==> flow/design.v <==
`default_nettype none
`timescale 1ns / 1ps
module mul #(
    WIDTH=25,   
    FBITS=20    
    )(
    input wire signed [WIDTH-1:0] a,    
    input wire signed [WIDTH-1:0] b,    
    output reg signed [WIDTH-1:0] val   
    );
    localparam IBITS = WIDTH - FBITS;     
    localparam MSB = 2*WIDTH - IBITS - 1;  
    localparam LSB = WIDTH - IBITS;        
    localparam HALF = {1'b1, {FBITS-1{1'b0}}}; 
    reg sig_diff;   
    reg signed [WIDTH-1:0] a1, b1;   
    reg signed [WIDTH-1:0] prod_t;   
    reg signed [2*WIDTH-1:0] prod;   
    reg [FBITS-1:0] rbits;           
    reg round;   
    reg even;    
    reg signed [WIDTH-1:0] u_result;    
    always @(*) begin
        sig_diff = a[WIDTH-1] ^ b[WIDTH-1];
        a1 = a[WIDTH-1] ? -a : a;    
        b1 = b[WIDTH-1] ? -b : b;    
        prod = a1 * b1;  
        prod_t = prod[MSB:LSB];  
        rbits  = prod[FBITS-1:0];  
        round  = prod[FBITS-1];    
        even  = ~prod[FBITS];      
         u_result = (round && !(even && rbits == HALF)) ? prod_t + 25'b1 : prod_t;  
         val = sig_diff ? -u_result : u_result;
        end
endmodule
`timescale 1ns / 1ps
 module random(
  output wire [31:0] out,
  input wire clk,  
  input wire reset,
  input wire request        
  ); 
  parameter [31:0] mod = 32'b1000_0000_0000_0000_0000_0000_0000_0000;  
  parameter [31:0] a = 32'd22695477;    
  parameter [31:0] c = 32'b1;            
  reg [31:0] temp;              
  reg [63:0] temp1;             
  reg [31:0] temp2;             
  reg [31:0] temp_out;          
  reg [1:0] state;              
always @(posedge clk) begin
        if(state == 2'b00)
            temp1 <= temp * a + c;   
        else if(state == 2'b01)
            temp2 <= temp1 % mod;    
end
always @(posedge clk or posedge reset) begin
        if (reset) begin
            temp <= 32'd13;
            state <= 2'b00;
            temp_out <= 32'd0;
        end
        else begin
            if(state == 2'b00) begin 
                state <= 2'b01;
            end
            else if(state == 2'b01) begin
                state <= 2'b10;
            end
            else begin
                temp <= temp2;         
                if(request) 
                    state <= 2'b00;    
            end
            if (request)
                temp_out <= temp2;
        end
end
assign out = temp_out;
 endmodule
`default_nettype none
`timescale 1ns / 1ps
module barnsley #(
    FP_WIDTH=25,    
    FP_INT=5       
    ) (
    input  wire clk,                                     
    input wire reset,                                    
    output wire [19:0] iter_max,                          
    input wire iter_change,                              
    output reg done,                                     
    output wire complete,                                
    output reg signed [FP_WIDTH-1:0] xn,                 
    output reg signed [FP_WIDTH-1:0] yn
    );
    reg signed [FP_WIDTH-1:0] mul_a_1, mul_b_1, mul_a_2, mul_b_2;
    wire signed [FP_WIDTH-1:0] mul_val_1, mul_val_2;
    mul #(.WIDTH(FP_WIDTH), .FBITS(FP_WIDTH - FP_INT)) mul_inst_0 (
        /*verilator lint_on PINCONNECTEMPTY*/
        .a(mul_a_1),
        .b(mul_b_1),
        .val(mul_val_1)
    );
    mul #(.WIDTH(FP_WIDTH), .FBITS(FP_WIDTH - FP_INT)) mul_inst_1 (
        /*verilator lint_on PINCONNECTEMPTY*/
        .a(mul_a_2),
        .b(mul_b_2),
        .val(mul_val_2)
    );
    wire [31:0] random_out;
    random random_inst(.out(random_out), .clk(clk), .reset(reset), .request(done) );
    reg [19:0] n;
    reg signed [FP_WIDTH-1:0] x;
    reg signed [FP_WIDTH-1:0] y;
    reg [3:0] state;  
    reg [19:0] iter_value;
    reg iter_reg;
    wire iter_button;
    always @(posedge clk) 
    begin
        iter_reg <= iter_change;
    end
    assign iter_button = iter_change & ~iter_reg;
    localparam signed [FP_WIDTH-1:0] FP_0_16 = 25'b0000000101000111101011100;  
    localparam signed [FP_WIDTH-1:0] FP_0_15 = 25'b0000000100110011001100110;  
    localparam signed [FP_WIDTH-1:0] NFP_0_15 = 25'b1111111011001100110011010;  
    localparam signed [FP_WIDTH-1:0] FP_0_85 = 25'b0000011011001100110011001;  
    localparam signed [FP_WIDTH-1:0] FP_0_04 = 25'b0000000001010001111010111;   
    localparam signed [FP_WIDTH-1:0] NFP_0_04 = 25'b1111110011001100110011010;  
    localparam signed [FP_WIDTH-1:0] FP_0_2  = 25'b0000000110011001100110011;   
    localparam signed [FP_WIDTH-1:0] FP_0_23 = 25'b0000000111010111000010100;  
    localparam signed [FP_WIDTH-1:0] FP_0_22 = 25'b0000000111000010100011110;  
    localparam signed [FP_WIDTH-1:0] FP_0_24 = 25'b0000000111101011100001010;  
    localparam signed [FP_WIDTH-1:0] FP_0_26 = 25'b0000001000010100011110101;  
    localparam signed [FP_WIDTH-1:0] NFP_0_26 = 25'b1111110111101011100001011; 
    localparam signed [FP_WIDTH-1:0] FP_0_28 = 25'b0000001000111101011100001;  
    localparam signed [FP_WIDTH-1:0] FP_1_5  = 25'b0000110000000000000000000;  
    assign complete = (n >= iter_value);
    always @(posedge clk or posedge reset) 
    begin
        if (reset) 
            begin
                x <= 0;  y <= 0;
                xn <= 0; yn <= 0;
                n <= 0;  done <= 0;
                state <= 0;
                iter_value <= 1000;
            end
        else if (iter_button) 
            begin
                done <= 0;
                if (iter_value < 10000)
                    iter_value <= iter_value + 3000; 
            end
        else if (complete)
            done <= 0;
        else
            begin
                case (state)
                    4'b0000: 
                    begin
                        done <= 0;
                        state <= 4'b0001;
                    end
                    4'b0001: 
                    begin
                        done <= 0;
                        if (random_out < 32'd21474836)
                                xn <= 0;
                        else if (random_out < 32'd1846835936)
                            begin 
                                mul_a_1 <= x;
                                mul_b_1 <= FP_0_85;  
                                mul_a_2 <= y;
                                mul_b_2 <= FP_0_04;  
                            end
                        else if (random_out < 32'd1997159792)
                            begin 
                                mul_a_1 <= x;
                                mul_b_1 <= FP_0_2;  
                                mul_a_2 <= y;
                                mul_b_2 <= (FP_0_26);  
                            end
                        else 
                            begin
                                mul_a_1 <= x;
                                mul_b_1 <= (FP_0_15);  
                                mul_a_2 <= y;
                                mul_b_2 <= FP_0_28;  
                            end
                        state <= 4'b0010;
                    end
                    4'b0010: 
                    begin
                        done <= 0;
                        if (random_out < 32'd21474836)
                                xn <= 0;
                        else if (random_out < 32'd1846835936)
                            begin
                                xn <= mul_val_1 + mul_val_2; 
                            end
                        else if (random_out < 32'd1997159792)
                            begin 
                                xn <= mul_val_1 - mul_val_2; 
                            end
                        else 
                            begin
                                xn <= -mul_val_1 + mul_val_2;
                            end
                        state <= 4'b0011;
                    end
                    4'b0011: 
                    begin
                        done <= 0;
                        if (random_out < 32'd21474836)
                            begin
                                mul_a_1 <= FP_0_16;  
                                mul_b_1 <= y; 
                            end
                        else if (random_out < 32'd1846835936)
                            begin 
                                mul_a_1 <= x;
                                mul_b_1 <= (FP_0_04);  
                                mul_a_2 <= y;
                                mul_b_2 <= FP_0_85;  
                            end
                        else if (random_out < 32'd1997159792)
                            begin 
                                mul_a_1 <= x;
                                mul_b_1 <= FP_0_23;  
                                mul_a_2 <= y;
                                mul_b_2 <= FP_0_22;  
                            end
                        else 
                            begin
                                mul_a_1 <= x;
                                mul_b_1 <= FP_0_26;  
                                mul_a_2 <= y;
                                mul_b_2 <= FP_0_24;  
                            end
                        state <= 4'b0100;
                    end 
                    4'b0100: 
                    begin
                        done <= 0;
                        if (random_out < 32'd21474836)
                            begin
                                yn <= mul_val_1;
                            end
                        else if (random_out < 32'd1846835936) 
                            begin 
                                yn <= -mul_val_1 + mul_val_2 + FP_1_5;
                            end
                        else if (random_out < 32'd1997159792)
                            begin 
                                yn <= mul_val_1 + mul_val_2 + FP_1_5;
                            end
                        else 
                            begin
                                yn <= mul_val_1 + mul_val_2;
                            end
                        state <= 4'b0101;
                    end                     
                    4'b0101:
                    begin
                        x <= xn;
                        y <= yn;
                        n <= n + 1;
                        done <= 1;
                        state <= 4'b0000;
                    end
                endcase
            end
    end
    assign iter_max = iter_value;
endmodule
From RTL to reports: barnsley --
What the tools print for barnsley, step after step. Lines are those of the file above, counted from 1. Operators: Yosys type, input widths -> output width; for muxes data width and select width s. Cell names lack the library's common part. The mark -- stands for no value.
Set-up: top module barnsley, clock port clk, cell library sky130hd, corner tt_025C_1v80

Elaborated design --
Counts by Yosys on the flattened word-level netlist (proc, flatten, opt, wreduce; memories kept). Register bits leave out memories and registers merged into their read ports (data or address). Print and check cells are left out.
Storage and ports: register bits after elaboration 372, input bits 3, output and inout bits 72, word-level cells 133
Operators by class: add/subtract/negate cells 17, multipliers 3, magnitude comparators 5, eq/ne operators 12, muxes and demuxes 42, bitwise gates (word level) 11, reduce/logical cells 25
Operators by type and width (number):
- $mul 25x25->45 | 2
- $mul 31x25->31 const B | 1
- $mux 25 | 23
- $pmux 25 s2 | 4
- $neg 25->25 | 7
- $lt 31x31->1 const B | 2
- $mux 19 | 3
- $add 25x1->25 const B | 2
- $add 25x22->25 const B | 2
- $add 25x25->25 | 2
- $eq 20x20->1 const B | 2
- $mux 20 | 2
- $add 31x1->31 const B | 1
- $lt 31x25->1 const B | 1
- $mux 15 | 2
- $sub 25x25->25 | 1
- $pmux 4 s6 | 1
- $add 20x1->20 const B | 1
- $add 20x12->20 const B | 1
- $lt 20x14->1 const B | 1
- $ge 20x20->1 | 1
- $mux 17 | 1
- $reduce_and 5->1 | 2
- $reduce_and 3->1 | 3
- $not 1->1 | 8
- $ne 2x2->1 const B | 4
- $eq 4x2->1 const B | 2
- $eq 4x3->1 const B | 2
Not listed: further kinds 20, cells in them 31.

Logic depth --
Yosys ltp: most cells in a row. Word level: on the elaborated netlist, between registers, memories and ports. Mapped: between sequential cells and ports; inverters and the memories' decode and read muxes count.
Depth: word-level depth 16, ABC_AREA 0, depth in mapped cells 60, mapped depth without buffers 56

Synthesis result --
Yosys stat after the flow's synthesis: flattened, memories mapped to cells. It holds for the ABC_AREA given above (unset counts as 0); a run with the other value may have another netlist.
Mapped netlist: standard cells after synthesis 7469, cell area after synthesis 0.0694066 mm², area of sequential cells 0.0097481 mm², flip-flops 359, buffer cells 282
Cell types:
- fa_1 | number 1264, area in all 2.53E+04 µm²
- ha_1 | number 564, area in all 7.06E+03 µm²
- inv_1 | number 1675, area in all 6287.28 µm²
- dfrtp_1 | number 196, area in all 4.9E+03 µm²
- edfxtp_1 | number 151, area in all 4.53E+03 µm²
- xnor2_1 | number 290, area in all 2.54E+03 µm²
- nand2_1 | number 648, area in all 2.43E+03 µm²
- nor2_1 | number 519, area in all 1.95E+03 µm²
- and2_1 | number 265, area in all 1657.84 µm²
- mux2_2 | number 103, area in all 1.16E+03 µm²
- xor2_1 | number 116, area in all 1.02E+03 µm²
- o21ai_0 | number 198, area in all 990.95 µm²
- a21oi_1 | number 193, area in all 965.926 µm²
- clkbuf_1 | number 251, area in all 942.154 µm²
- a21o_1 | number 68, area in all 510.49 µm²
- nor3_1 | number 71, area in all 355.341 µm²
- nand2b_1 | number 56, area in all 350.336 µm²
- nor2b_1 | number 51, area in all 319.056 µm²
Not listed: further types 90, cells in them 790. By module: a second synthesis without flattening, with its own total; a netlist apart from the flattened one above.
Second synthesis, totals: cell total of the unflattened synthesis 8403, area total of the unflattened synthesis 0.0758553 mm²
Each row is one instance without its submodules.
Modules:
- mul | instances 2, cells 2875, area 0.0245736 mm², seq. area 0 mm²
- barnsley | instances 1, cells 1598, area 0.0145314 mm², seq. area 0.0063048 mm²
- random | instances 1, cells 1055, area 0.0121767 mm², seq. area 0.0034934 mm²

Timing after synthesis --
Path of least setup slack by OpenSTA after synthesis, without wires, with an ideal clock, recovery checks aside; 20% of the period is set as input and as output delay. Where synthesis merged equal registers, the netlist keeps one of their names.
Timing path after synthesis: path kind register to register, from register mul_b_1[2], to register yn[24], clock period 15000 ps, library setup time 140 ps, time at the first pin 0 ps, data arrival time 13507 ps, required time 14860 ps, setup slack 1353 ps, path delay 13647 ps, stages on the path 54, buffers on the path 4, period reached after synthesis 13647 ps
"path delay" = arrival - input delay + setup time. "stages on the path" counts driving pins, that of a launching flip-flop among them; a cell with two outputs on the path counts twice. "period reached after synthesis" is the clock period less the worst setup slack; recovery checks do not enter. This is arithmetic on one report: input and output delays are still those of the set period (20% each). The rows between start and end are the longest chain of elaborated cells between them; the timing report does not say that the signal goes this way. Where chains are equally long, one stands for them. A line is the first line of the expression or statement that the cell stems from. Yosys adds cells for indexed reads and writes and turns some case tables into memories. A register here has more assigning lines than the two given.
Between the ends, after synthesis: cell sequence edfxtp_1 -> or3_1 -> nand2b_1 -> or4_1 -> o41ai_1 -> nand2b_1 -> o21ai_0 -> xor2_1 -> clkbuf_1 -> nor2_1 -> fa_1 -> inv_1 -> fa_1 -> inv_1 -> fa_1 -> inv_1 -> fa_1 -> inv_1 -> [18 not listed] -> o21ai_0 -> a21oi_1 -> mux2i_1 -> xor2_1 -> ha_1 -> clkbuf_1 -> inv_1 -> nand3_1 -> o211ai_1 -> a31oi_1 -> a2111oi_0 -> nor2_1 -> o311ai_0 -> nor3b_1 -> xnor2_1 -> xnor3_1 -> nand3_1 -> o311ai_1, cells in the longest elaborated chain 15, elaborated cells on any way between the ends 20, those cells by class 8 x add/sub; 1 x mul; 1 x eq/ne; 6 x mux; 1 x logic; 3 x reduce/logical
Ends and longest elaborated chain, after synthesis:
- from (decl) | RTL line 96 | reg signed [FP_WIDTH-1:0] mul_a_1, mul_b_1, mul_a_2, mul_b_2;
- from (assign) | RTL line 187 | mul_b_1 <= (FP_0_15);
- from (assign) | RTL line 218 | mul_b_1 <= y;
- $neg 25->25 | RTL line 26 | b1 = b[WIDTH-1] ? -b : b;
- $mux 25 | RTL line 26
- $mul 25x25->45 | RTL line 27 | prod = a1 * b1;
- $not 1->1 | RTL line 31 | even  = ~prod[FBITS];
- $logic_and 1x1->1 | RTL line 32 | u_result = (round && !(even && rbits == HALF)) ? prod_t + 25'b1 : prod_t;
- $logic_not 1->1 | RTL line 32
- $logic_and 1x1->1 | RTL line 32
- $mux 25 | RTL line 32
- $neg 25->25 | RTL line 33 | val = sig_diff ? -u_result : u_result;
- $mux 25 | RTL line 33
- $neg 25->25 | RTL line 252 | yn <= -mul_val_1 + mul_val_2 + FP_1_5;
- $add 25x25->25 | RTL line 252
- $add 25x22->25 | RTL line 252
- $mux 25 | RTL line 250 | else if (random_out < 32'd1846835936)
- $mux 25 | RTL line 246 | if (random_out < 32'd21474836)
- to (assign) | RTL line 248 | yn <= mul_val_1;
- to (assign) | RTL line 252
- to (decl) | RTL line 94 | output reg signed [FP_WIDTH-1:0] yn

Path in the finished layout --
From the final timing report of record 1: the path of least setup slack in the routed layout; clock arrival at registers is part of the times. The report prints the path's times to 10 ps; the period is as set.
Timing path post-layout: path kind register to register, from register mul_a_1[0], to register yn[24], clock period 17500 ps, library setup time 110 ps, time at the first pin 600 ps, data arrival time 16550 ps, required time 18000 ps, setup slack 1450 ps, stages on the path 49, buffers on the path 0
The rows between start and end are the longest chain of elaborated cells between them; the timing report does not say that the signal goes this way. Where chains are equally long, one stands for them. A register here has more assigning lines than the two given.
Between the ends, post-layout: cell sequence edfxtp_1 -> inv_1 -> ha_1 -> nand3_1 -> or4_1 -> or3_1 -> o31a_1 -> xor2_1 -> nand2_1 -> fa_1 -> inv_1 -> fa_1 -> inv_1 -> fa_1 -> fa_1 -> inv_1 -> fa_1 -> fa_1 -> [13 not listed] -> a311oi_1 -> nand4_1 -> o21ai_0 -> xnor2_1 -> inv_1 -> ha_1 -> nand2_1 -> or4_1 -> nor2_1 -> a31oi_1 -> o21a_1 -> xnor2_1 -> o21a_1 -> a311oi_1 -> or3_1 -> mux2i_1 -> xnor2_1 -> o311ai_1, cells in the longest elaborated chain 15, elaborated cells on any way between the ends 20, those cells by class 8 x add/sub; 1 x mul; 1 x eq/ne; 6 x mux; 1 x logic; 3 x reduce/logical
Ends and longest elaborated chain, post-layout:
- from (decl) | RTL line 96 | reg signed [FP_WIDTH-1:0] mul_a_1, mul_b_1, mul_a_2, mul_b_2;
- from (assign) | RTL line 172 | mul_a_1 <= x;
- from (assign) | RTL line 179 | mul_a_1 <= x;
- $neg 25->25 | RTL line 25 | a1 = a[WIDTH-1] ? -a : a;
- $mux 25 | RTL line 25
- $mul 25x25->45 | RTL line 27 | prod = a1 * b1;
- $not 1->1 | RTL line 31 | even  = ~prod[FBITS];
- $logic_and 1x1->1 | RTL line 32 | u_result = (round && !(even && rbits == HALF)) ? prod_t + 25'b1 : prod_t;
- $logic_not 1->1 | RTL line 32
- $logic_and 1x1->1 | RTL line 32
- $mux 25 | RTL line 32
- $neg 25->25 | RTL line 33 | val = sig_diff ? -u_result : u_result;
- $mux 25 | RTL line 33
- $neg 25->25 | RTL line 252 | yn <= -mul_val_1 + mul_val_2 + FP_1_5;
- $add 25x25->25 | RTL line 252
- $add 25x22->25 | RTL line 252
- $mux 25 | RTL line 250 | else if (random_out < 32'd1846835936)
- $mux 25 | RTL line 246 | if (random_out < 32'd21474836)
- to (assign) | RTL line 248 | yn <= mul_val_1;
- to (assign) | RTL line 252
- to (decl) | RTL line 94 | output reg signed [FP_WIDTH-1:0] yn

FLOW RESULTS
============

Module barnsley, platform sky130hd: 2 stored runs of the flow (Yosys, OpenROAD) with differing settings, in no particular order. Input and output delays are each 20% of the period that was set; the output load is 0.01 pF.
"time on the worst setup path" is the time allowed to the run's worst setup path (the clock period less input and output delay, where it has them) less its slack. Clock arrival times count: a late capture clock shortens it, a late launch clock lengthens it.
"time on the worst setup path" is given in steps of 10 ps.

[record 1] flow files
==> flow/run.sh <==
#!/bin/bash
# the make line also repeats the synthesis and layout settings of config.mk as NAME=value (left out here)
make -C /OpenROAD-flow-scripts/flow DESIGN_CONFIG=/design/flow/config.mk WORK_HOME=/design/flow/orfs CLKGATE_MAP_FILE= finish
==> flow/config.mk <==
export PLATFORM = sky130hd
export DESIGN_NAME = barnsley
export DESIGN_NICKNAME = barnsley
export VERILOG_FILES = /design/flow/design.v
export SDC_FILE = /design/flow/constraint.sdc
export NUM_CORES = 4
export LEC_CHECK = 0
export CAP_MARGIN = 20
export CORE_MARGIN = 2
export CORE_UTILIZATION = 40
export SLEW_MARGIN = 20
==> flow/constraint.sdc <==
create_clock -name core_clock -period 17.5 [get_ports {clk}]
set_input_delay 3.5000 -clock core_clock [delete_from_list [all_inputs] [get_ports {clk}]]
set_output_delay 3.5000 -clock core_clock [all_outputs]
set_load 0.01 [all_outputs]

[record 1] result: synthesized cell area 0.0694066 mm²; die outline area 0.176867 mm²; std-cell area (final layout) 0.0747767 mm²; post-layout utilization 43.5 %; lowest setup slack 1,449 ps; post-route setup TNS 0 ps; smallest hold slack 406 ps; time on the worst setup path 16,050 ps; worst setup path kind register to register

[record 2] flow files
==> flow/run.sh <==
#!/bin/bash
# the make line also repeats the synthesis and layout settings of config.mk as NAME=value (left out here)
make -C /OpenROAD-flow-scripts/flow DESIGN_CONFIG=/design/flow/config.mk WORK_HOME=/design/flow/orfs CLKGATE_MAP_FILE= finish
==> flow/config.mk <==
export PLATFORM = sky130hd
export DESIGN_NAME = barnsley
export DESIGN_NICKNAME = barnsley
export VERILOG_FILES = /design/flow/design.v
export SDC_FILE = /design/flow/constraint.sdc
export NUM_CORES = 4
export LEC_CHECK = 0
export CAP_MARGIN = 35
export CELL_PAD_IN_SITES_GLOBAL_PLACEMENT = 0
export CORE_MARGIN = 2
export CORE_UTILIZATION = 51
export CTS_CLUSTER_DIAMETER = 235
export CTS_CLUSTER_SIZE = 89
export GPL_ROUTABILITY_DRIVEN = 1
export HOLD_SLACK_MARGIN = 0.24
export PLACE_DENSITY_LB_ADDON = 0.04
export SLEW_MARGIN = 15
==> flow/constraint.sdc <==
create_clock -name core_clock -period 11.5 [get_ports {clk}]
set_input_delay 2.3000 -clock core_clock [delete_from_list [all_inputs] [get_ports {clk}]]
set_output_delay 2.3000 -clock core_clock [all_outputs]
set_load 0.01 [all_outputs]

[record 2] result: synthesized cell area 0.0694066 mm²; die outline area 0.139058 mm²; std-cell area (final layout) 0.0858711 mm²; post-layout utilization 63.5 %; lowest setup slack -1,334 ps; post-route setup TNS -17,262 ps; smallest hold slack 451 ps; time on the worst setup path 12,830 ps; worst setup path kind register to register
